==> flow/design.v <==
`timescale 1ns / 1ps
module gauss1d #(
    parameter DATA_WIDTH = 14
)(
    input wire clk,
    input wire rst_n,
    input wire in_window_valid,
    input wire [DATA_WIDTH*5-1:0] in_window_value,
    output reg [4+DATA_WIDTH-1:0] out_event_value,
    output reg out_event_valid
    );
always @(posedge clk or negedge rst_n) begin
    if(~rst_n) begin
        out_event_value <= 0;
        out_event_valid <= 0;
    end
    else begin
        if(in_window_valid == 1) begin
            out_event_value <= in_window_value[DATA_WIDTH*0+DATA_WIDTH-1:DATA_WIDTH*0] + 4*in_window_value[DATA_WIDTH*1+DATA_WIDTH-1:DATA_WIDTH*1] + 6*in_window_value[DATA_WIDTH*2+DATA_WIDTH-1:DATA_WIDTH*2] + 4*in_window_value[DATA_WIDTH*3+DATA_WIDTH-1:DATA_WIDTH*3] + in_window_value[DATA_WIDTH*4+DATA_WIDTH-1:DATA_WIDTH*4];
            out_event_valid <= 1;
        end
        else begin
            out_event_value <= 0;
            out_event_valid <= 0;
        end
    end
end
endmodule
`timescale 1ns / 1ps
module gauss5 #(
    parameter DATA_WIDTH = 14
)(
    input wire clk,
    input wire rst_n,
    input wire [DATA_WIDTH*5*5-1:0] in_window_value,
    input wire in_window_valid,
    input wire [15:0] in_window_addr,
    input wire ready_for_new_event,      
    output reg [8+DATA_WIDTH-1:0] out_event_value,
    output reg out_event_valid,
    output reg [15:0] out_event_addr,
    output wire window_req               
    );
assign window_req = ready_for_new_event;
wire out_event_valid_0;
wire [DATA_WIDTH+4-1:0] out_event_value_0;
gauss1d #(
    .DATA_WIDTH(DATA_WIDTH)
) gauss1d_inst_0 (
    .clk(clk),
    .rst_n(rst_n),
    .in_window_valid(in_window_valid),
    .in_window_value(in_window_value[DATA_WIDTH*5*1-1:DATA_WIDTH*5*0]),
    .out_event_value(out_event_value_0),
    .out_event_valid(out_event_valid_0)
    );
wire out_event_valid_1;
wire [DATA_WIDTH+4-1:0] out_event_value_1;
gauss1d #(
    .DATA_WIDTH(DATA_WIDTH)
) gauss1d_inst_1 (
    .clk(clk),
    .rst_n(rst_n),
    .in_window_valid(in_window_valid),
    .in_window_value(in_window_value[DATA_WIDTH*5*2-1:DATA_WIDTH*5*1]),
    .out_event_value(out_event_value_1),
    .out_event_valid(out_event_valid_1)
    );
wire out_event_valid_2;
wire [DATA_WIDTH+4-1:0] out_event_value_2;
gauss1d #(
    .DATA_WIDTH(DATA_WIDTH)
) gauss1d_inst_2 (
    .clk(clk),
    .rst_n(rst_n),
    .in_window_valid(in_window_valid),
    .in_window_value(in_window_value[DATA_WIDTH*5*3-1:DATA_WIDTH*5*2]),
    .out_event_value(out_event_value_2),
    .out_event_valid(out_event_valid_2)
    );
wire out_event_valid_3;
wire [DATA_WIDTH+4-1:0] out_event_value_3;
gauss1d #(
    .DATA_WIDTH(DATA_WIDTH)
) gauss1d_inst_3 (
    .clk(clk),
    .rst_n(rst_n),
    .in_window_valid(in_window_valid),
    .in_window_value(in_window_value[DATA_WIDTH*5*4-1:DATA_WIDTH*5*3]),
    .out_event_value(out_event_value_3),
    .out_event_valid(out_event_valid_3)
    );
wire out_event_valid_4;
wire [DATA_WIDTH+4-1:0] out_event_value_4;
gauss1d #(
    .DATA_WIDTH(DATA_WIDTH)
) gauss1d_inst_4 (
    .clk(clk),
    .rst_n(rst_n),
    .in_window_valid(in_window_valid),
    .in_window_value(in_window_value[DATA_WIDTH*5*5-1:DATA_WIDTH*5*4]),
    .out_event_value(out_event_value_4),
    .out_event_valid(out_event_valid_4)
    );
always @(posedge clk or negedge rst_n) begin
    if(~rst_n) begin
        out_event_value <= 0;
        out_event_valid <= 0;
        out_event_addr <= 0;
    end
    else begin
        if(out_event_valid_0 == 1 && out_event_valid_1 == 1 && out_event_valid_2 == 1 && out_event_valid_3 == 1 && out_event_valid_4 == 1) begin
            out_event_value <= out_event_value_0 + 4*out_event_value_1 + 6*out_event_value_2 + 4*out_event_value_3 + out_event_value_4;
            out_event_valid <= 1;
            out_event_addr <= in_window_addr;
        end
        else begin
            out_event_value <= 0;
            out_event_valid <= 0;
            out_event_addr <= 0;
        end
    end
end
endmodule
`timescale 1ns / 1ps
module harrisres #(
    parameter DATA_WIDTH = 23
)(
    input wire clk,
    input wire rst_n,
    input wire [DATA_WIDTH-2:0] in_event_value_xx,
    input wire [DATA_WIDTH-1:0] in_event_value_xy,
    input wire [DATA_WIDTH-2:0] in_event_value_yy,
    input wire in_event_valid_xx,
    input wire in_event_valid_xy,
    input wire in_event_valid_yy,
    input wire [15:0] in_event_addr_xx,
    input wire [15:0] in_event_addr_xy,
    input wire [15:0] in_event_addr_yy,
    input wire ready_for_new_event,      
    output reg [DATA_WIDTH+22:0] out_event_value,
    output reg out_event_valid,
    output reg [15:0] out_event_addr,
    output wire event_req                
    );
assign event_req = ready_for_new_event;
always @(posedge clk or negedge rst_n) begin
    if(~rst_n) begin
        out_event_value <= 0;
        out_event_valid <= 0;
        out_event_addr <= 0;
    end
    else begin
        if(in_event_valid_xx == 1 && in_event_valid_xy == 1 && in_event_valid_yy == 1 && in_event_addr_xx == in_event_addr_xy && in_event_addr_xx == in_event_addr_yy) begin
            out_event_value <= 25 * in_event_value_xx * in_event_value_yy - 25 * in_event_value_xy * in_event_value_xy - (in_event_value_xx + in_event_value_yy) * (in_event_value_xx + in_event_value_yy);
            out_event_valid <= 1;
            out_event_addr <= in_event_addr_xx;
        end
        else begin
            out_event_value <= 0;
            out_event_valid <= 0;
            out_event_addr <= 0;
        end
    end
end
endmodule
`timescale 1ns / 1ps
module harris_response (
    input  wire         clk,
    input  wire         rst_n,
    input  wire [349:0] in_window_value_xx,
    input  wire [374:0] in_window_value_xy,
    input  wire [349:0] in_window_value_yy,
    input  wire         in_window_valid,
    input  wire [15:0]  in_window_addr,
    input  wire         ready_for_new_event,
    output wire [45:0]  out_event_value,
    output wire         out_event_valid,
    output wire [15:0]  out_event_addr,
    output wire         window_req
    );
wire [15:0] addr_xx, addr_xy, addr_yy;
wire [21:0] value_xx, value_yy;
wire [22:0] value_xy;
wire valid_xx, valid_xy, valid_yy;
wire req_xx, req_xy, req_yy;
wire event_req;
assign window_req = req_xx & req_xy & req_yy;
gauss5 #(.DATA_WIDTH(14)) gauss5_inst_xx (
    .clk(clk), .rst_n(rst_n),
    .in_window_value(in_window_value_xx), .in_window_valid(in_window_valid),
    .in_window_addr(in_window_addr), .ready_for_new_event(event_req),
    .out_event_valid(valid_xx), .out_event_addr(addr_xx),
    .out_event_value(value_xx), .window_req(req_xx));
gauss5 #(.DATA_WIDTH(15)) gauss5_inst_xy (
    .clk(clk), .rst_n(rst_n),
    .in_window_value(in_window_value_xy), .in_window_valid(in_window_valid),
    .in_window_addr(in_window_addr), .ready_for_new_event(event_req),
    .out_event_valid(valid_xy), .out_event_addr(addr_xy),
    .out_event_value(value_xy), .window_req(req_xy));
gauss5 #(.DATA_WIDTH(14)) gauss5_inst_yy (
    .clk(clk), .rst_n(rst_n),
    .in_window_value(in_window_value_yy), .in_window_valid(in_window_valid),
    .in_window_addr(in_window_addr), .ready_for_new_event(event_req),
    .out_event_valid(valid_yy), .out_event_addr(addr_yy),
    .out_event_value(value_yy), .window_req(req_yy));
harrisres #(.DATA_WIDTH(23)) harrisres_inst (
    .clk(clk), .rst_n(rst_n),
    .in_event_value_xx(value_xx), .in_event_value_yy(value_yy),
    .in_event_value_xy(value_xy),
    .in_event_valid_xx(valid_xx), .in_event_valid_yy(valid_yy),
    .in_event_valid_xy(valid_xy),
    .in_event_addr_xx(addr_xx), .in_event_addr_yy(addr_yy),
    .in_event_addr_xy(addr_xy),
    .ready_for_new_event(ready_for_new_event),
    .out_event_valid(out_event_valid), .out_event_addr(out_event_addr),
    .out_event_value(out_event_value), .event_req(event_req));
endmodule
### Tool chain data of harris_response

Tool output for the design above, in the order of the flow.
Line numbers count from 1 in the design file above.
Cell names lack the library's common part.
A cell with - has no value.

| set-up | value |
|---|---|
| top module | harris_response |
| clock input | clk |
| cell library | sky130hd |
| corner | tt_025C_1v80 |

### After elaboration

Yosys after proc, flatten, opt, wreduce and memory -nomap, before mapping. Enables and synchronous resets that opt folds into registers are not counted as muxes. Memory bits, and registers merged into a memory's read port (data or address), are not among the register bits. Print and check cells are not counted. Equal cells are merged and count once.

| operators by class | value |
|---|---|
| $mul | 23 |
| multiplexer cells | 24 |
| bitwise logic cells | 0 |
| divide/modulo/power cells | 0 |
| $add $sub $neg | 75 |
| shifts and indexed selects | 0 |
| $lt $le $gt $ge | 0 |
| reduce/logical cells | 0 |
| equality and inequality tests | 0 |

Operators by type and width:

| kind | number |
|---|---|
| 46-bit by 46-bit multiplier with 46-bit output | 1 |
| 46-bit by 23-bit multiplier with 46-bit output | 1 |
| 46-bit by 22-bit multiplier with 46-bit output | 1 |
| 2-bit by 14-bit multiplier with 16-bit output (first input constant) | 10 |
| 17-bit by 17-bit adder with 18-bit output | 10 |
| 18-bit by 14-bit adder with 18-bit output | 10 |
| 18-bit by 16-bit adder with 18-bit output | 10 |
| 18-bit 2-to-1 mux | 10 |
| 14-bit by 16-bit adder with 17-bit output | 10 |
| 2-bit by 15-bit multiplier with 17-bit output (first input constant) | 5 |
| 5-bit by 23-bit multiplier with 28-bit output (first input constant) | 1 |
| 5-bit by 22-bit multiplier with 27-bit output (first input constant) | 1 |
| 18-bit by 18-bit adder with 19-bit output | 5 |
| 19-bit by 15-bit adder with 19-bit output | 5 |
| 19-bit by 17-bit adder with 19-bit output | 5 |
| 19-bit 2-to-1 mux | 5 |
| 46-bit subtractor | 2 |
| 15-bit by 17-bit adder with 18-bit output | 5 |
| 2-bit by 18-bit multiplier with 20-bit output (first input constant) | 2 |
| 46-bit 2-to-1 mux | 1 |
| 22-bit by 18-bit adder with 22-bit output | 2 |
| 22-bit by 20-bit adder with 22-bit output | 2 |
| 22-bit adder | 2 |
| 22-bit 2-to-1 mux | 2 |
| 18-bit by 20-bit adder with 21-bit output | 2 |
| 2-bit by 19-bit multiplier with 21-bit output (first input constant) | 1 |
| 16-bit 2-to-1 mux | 2 |
| 22-bit by 22-bit adder with 23-bit output | 1 |

Not listed: further kinds 6, cells in them 8.

| word-level totals | value |
|---|---|
| memories kept | 0 |
| bits in latches | 0 |
| bits in writable memories | 0 |
| clocked read ports x word width | 0 |
| bits in read-only memories | 0 |
| word-level cells | 146 |
| bits in registers | 423 |
| output and inout bits | 64 |

### Depth

Depth = most cells in a row (Yosys ltp): at word level without a register or memory, in the mapped netlist without a sequential cell, where the memories' decode and read muxes count.

| logic depth | value |
|---|---|
| depth after elaboration | 5 |
| ABC_AREA | 1 |
| gate-level depth with buffers | 54 |

### Synthesis result

The flow's flattened synthesis, as Yosys stat reports it; memories are mapped. The netlist is that of the ABC_AREA named above (0 if unset); the other value can give another one.
The area totals of this step are shown rounded.

Cell types:

| type | number | area in all (um2) |
|---|---|---|
| fa_1 | 2413 | 4.83E+04 |
| ha_1 | 1311 | 1.64E+04 |
| inv_1 | 3967 | 1.49E+04 |
| dfrtp_1 | 423 | 1.06E+04 |
| nand2_1 | 1975 | 7413.36 |
| a21oi_1 | 772 | 3.86E+03 |
| nor2_1 | 963 | 3.61E+03 |
| o21ai_0 | 451 | 2.26E+03 |
| xor2_1 | 174 | 1.52E+03 |
| xnor2_1 | 144 | 1261.21 |
| nand3_1 | 204 | 1.02E+03 |
| clkbuf_1 | 244 | 915.878 |
| o21bai_1 | 97 | 728.198 |
| a21o_1 | 45 | 337.824 |
| nor3_1 | 61 | 305.293 |
| or2_2 | 46 | 287.776 |
| a31oi_1 | 34 | 212.704 |
| o31ai_1 | 26 | 195.187 |

Other cell types: 36; their cells: 240.

| synthesis totals | value |
|---|---|
| buffers | 269 |
| mapped area | 120000 um2 |
| mapped cells | 13590 |
| flip-flops | 423 |

### Path before layout

OpenSTA on the mapped netlist: ideal clock, no wires. The path of least setup slack (recovery checks aside). Input and output delay are each 20% of the period. Register names are those of the netlist, which keeps one name where synthesis merged equal registers.

| path after synthesis | value |
|---|---|
| kind | register to register |
| from | register gauss5_inst_xy.out_event_value[0] |
| to | register harrisres_inst.out_event_value[45] |
| data required time | 12923 ps |
| clock period | 13000 ps |
| stages | 53 |
| buffers on the path | 3 |
| launch time at the first pin | 0 ps |
| delay of the path | 10520 ps |
| slack | 2480 ps |
| arrival | 10443 ps |
| synthesis period reached | 10520 ps |

"delay of the path" is the arrival time less input delay plus setup time.
"stages": output pins that drive a net of the path, with the launching flip-flop's if there is one; two outputs of one cell count as two.
"synthesis period reached" = period - worst setup slack (recovery checks aside). The figure is calculated, with input and output delays left at 20% of the set period.
Between the ends stands the longest chain of elaborated cells between them, by number of cells; it is not shown to be the way that was timed. Of several equally long chains one is given.
Each line given opens the expression or statement behind the cell; cells for indexed reads and writes are added by Yosys, which also makes memories of some case tables.
At most two assigning lines are given for a register; there are more.

| on the way, after synthesis | value |
|---|---|
| cells stage by stage | dfrtp_1 -> clkbuf_1 -> inv_1 -> clkbuf_1 -> ha_1 -> ha_1 -> ha_1 -> fa_1 -> nand2_1 -> a21oi_1 -> a21oi_1 -> nor2_1 -> nor2_1 -> inv_1 -> a21oi_1 -> inv_1 -> a21oi_1 -> inv_1 -> [17 not listed] -> fa_1 -> inv_1 -> fa_1 -> inv_1 -> ha_1 -> a21oi_1 -> inv_1 -> a21oi_1 -> nand2_1 -> o21ai_0 -> nand3_1 -> a21oi_1 -> inv_1 -> nand2_1 -> nand2_1 -> inv_1 -> nand3_1 -> a21oi_1 |
| length of the longest elaborated chain | 5 |
| elaborated cells on any way between the ends | 5 |

Ends and longest elaborated chain, after synthesis:

| item | RTL line | source |
|---|---|---|
| start: declaration | 39 | `output reg [8+DATA_WIDTH-1:0] out_event_value,` |
| start: assignment | 107 | `out_event_value <= 0;` |
| start: assignment | 113 | `out_event_value <= out_event_value_0 + 4*out_event_value_1 + 6*out_event_value_2 + 4*out_event_value_3 + out_e ...` |
| 5-bit by 23-bit multiplier with 28-bit output | 155 | `out_event_value <= 25 * in_event_value_xx * in_event_value_yy - 25 * in_event_value_xy * in_event_value_xy - ( ...` |
| 46-bit by 23-bit multiplier with 46-bit output | 155 |  |
| 46-bit subtractor x2 | 155 |  |
| 46-bit 2-to-1 mux | 154 | `if(in_event_valid_xx == 1 && in_event_valid_xy == 1 && in_event_valid_yy == 1 && in_event_addr_xx == in_event_ ...` |
| end: assignment | 149 | `out_event_value <= 0;` |
| end: assignment | 155 |  |
| end: declaration | 141 | `output reg [DATA_WIDTH+22:0] out_event_value,` |

### Worst path after layout

Path of least setup slack in the final report of run A (OpenROAD, finished layout, wires in). Where an end is a register, its clock arrival counts in the times.
The report prints the path's times to 10 ps; the period is as set.

| path post-layout | value |
|---|---|
| kind | register to register |
| from | register gauss5_inst_xy.out_event_value[3] |
| to | register harrisres_inst.out_event_value[43] |
| buffers on the path | 0 |
| slack | 910 ps |
| data required time | 13690 ps |
| stages | 41 |
| arrival | 12780 ps |
| clock period | 13000 ps |
| launch time at the first pin | 720 ps |

Between the ends stands the longest chain of elaborated cells between them, by number of cells; it is not shown to be the way that was timed. Of several equally long chains one is given.
At most two assigning lines are given for a register; there are more.

| on the way, post-layout | value |
|---|---|
| cells stage by stage | dfrtp_1 -> ha_1 -> ha_1 -> fa_1 -> ha_1 -> nand3_1 -> nand2_1 -> a21oi_1 -> o21ai_0 -> a21oi_1 -> o21ai_0 -> a21oi_1 -> or2_2 -> nand2_1 -> inv_1 -> nand2_1 -> fa_1 -> fa_1 -> [5 not listed] -> fa_1 -> fa_1 -> fa_1 -> fa_1 -> inv_1 -> fa_1 -> inv_1 -> ha_1 -> nand2_1 -> nor2_1 -> nand2_1 -> nor4_2 -> nand4_1 -> nand3_1 -> nand4_1 -> o211ai_1 -> o21ai_0 -> a21oi_1 |
| length of the longest elaborated chain | 5 |
| elaborated cells on any way between the ends | 5 |

Ends and longest elaborated chain, post-layout:

| item | RTL line | source |
|---|---|---|
| start: declaration | 39 | `output reg [8+DATA_WIDTH-1:0] out_event_value,` |
| start: assignment | 107 | `out_event_value <= 0;` |
| start: assignment | 113 | `out_event_value <= out_event_value_0 + 4*out_event_value_1 + 6*out_event_value_2 + 4*out_event_value_3 + out_e ...` |
| 5-bit by 23-bit multiplier with 28-bit output | 155 | `out_event_value <= 25 * in_event_value_xx * in_event_value_yy - 25 * in_event_value_xy * in_event_value_xy - ( ...` |
| 46-bit by 23-bit multiplier with 46-bit output | 155 |  |
| 46-bit subtractor x2 | 155 |  |
| 46-bit 2-to-1 mux | 154 | `if(in_event_valid_xx == 1 && in_event_valid_xy == 1 && in_event_valid_yy == 1 && in_event_addr_xx == in_event_ ...` |
| end: assignment | 149 | `out_event_value <= 0;` |
| end: assignment | 155 |  |
| end: declaration | 141 | `output reg [DATA_WIDTH+22:0] out_event_value,` |

## Implementation results

Module harris_response, platform sky130hd: 4 stored runs of the flow (Yosys, OpenROAD) with differing settings, in no particular order. Input and output delays are each 20% of the period that was set; the output load is 0.01 pF.
"reached clock period" is the run's clock period less its worst setup slack. It is reckoned from that one timing run; input and output delays stay at 20% of the period that was set.
"allowed time less slack (worst setup path)" = time allowed to the worst setup path (clock period - input delay - output delay, where it has them) - its slack; a late launch clock adds to it, a late capture clock takes from it.
"allowed time less slack (worst setup path)" is known to 10 ps.
The results are shown rounded.
A setting shown as -- is not set for that run.

| run name | ABC_AREA | CAP_MARGIN | CORE_ASPECT_RATIO | CORE_UTILIZATION | CTS_CLUSTER_DIAMETER | MAX_ROUTING_LAYER | period_ns | CORE_MARGIN | SLEW_MARGIN | CELL_PAD_IN_SITES_DETAIL_PLACEMENT | PLACE_DENSITY_LB_ADDON | MIN_ROUTING_LAYER | utilization after layout (%) | standard-cell area of the final layout (um2) | Yosys chip area after synthesis (um2) | smallest setup slack (ps) | allowed time less slack (worst setup path) (ps) | critical path kind | final setup TNS (ps) | reached clock period (ps) | die size (um2) |
|---|---|---|---|---|---|---|---|---|---|---|---|---|---|---|---|---|---|---|---|---|---|
| run A | 1 | 0 | 1.12 | 44 | 32 | met4 | 13.0 | 2 | 20 | -- | -- | -- | 52 | 140000 | 120000 | 910 | 12090 | register to register | 0 | 12089 | 270000 |
| run B | -- | 20 | 1.53 | 40 | 89 | met4 | 13.0 | 10 | 20 | 1 | 0.11 | -- | 48 | 140000 | 110000 | 430 | 12570 | register to register | 0 | 12573 | 310000 |
| run C | -- | 20 | -- | 30 | -- | -- | 9.96 | 2 | 20 | -- | 0.03 | met1 | 38 | 140000 | 110000 | -1700 | 11660 | register to register | -37000 | 11656 | 390000 |
| run D | -- | 20 | -- | 40 | -- | -- | 13.0 | 10 | 20 | 1 | 0.11 | -- | 47 | 130000 | 110000 | 400 | 12600 | register to register | 0 | 12602 | 310000 |
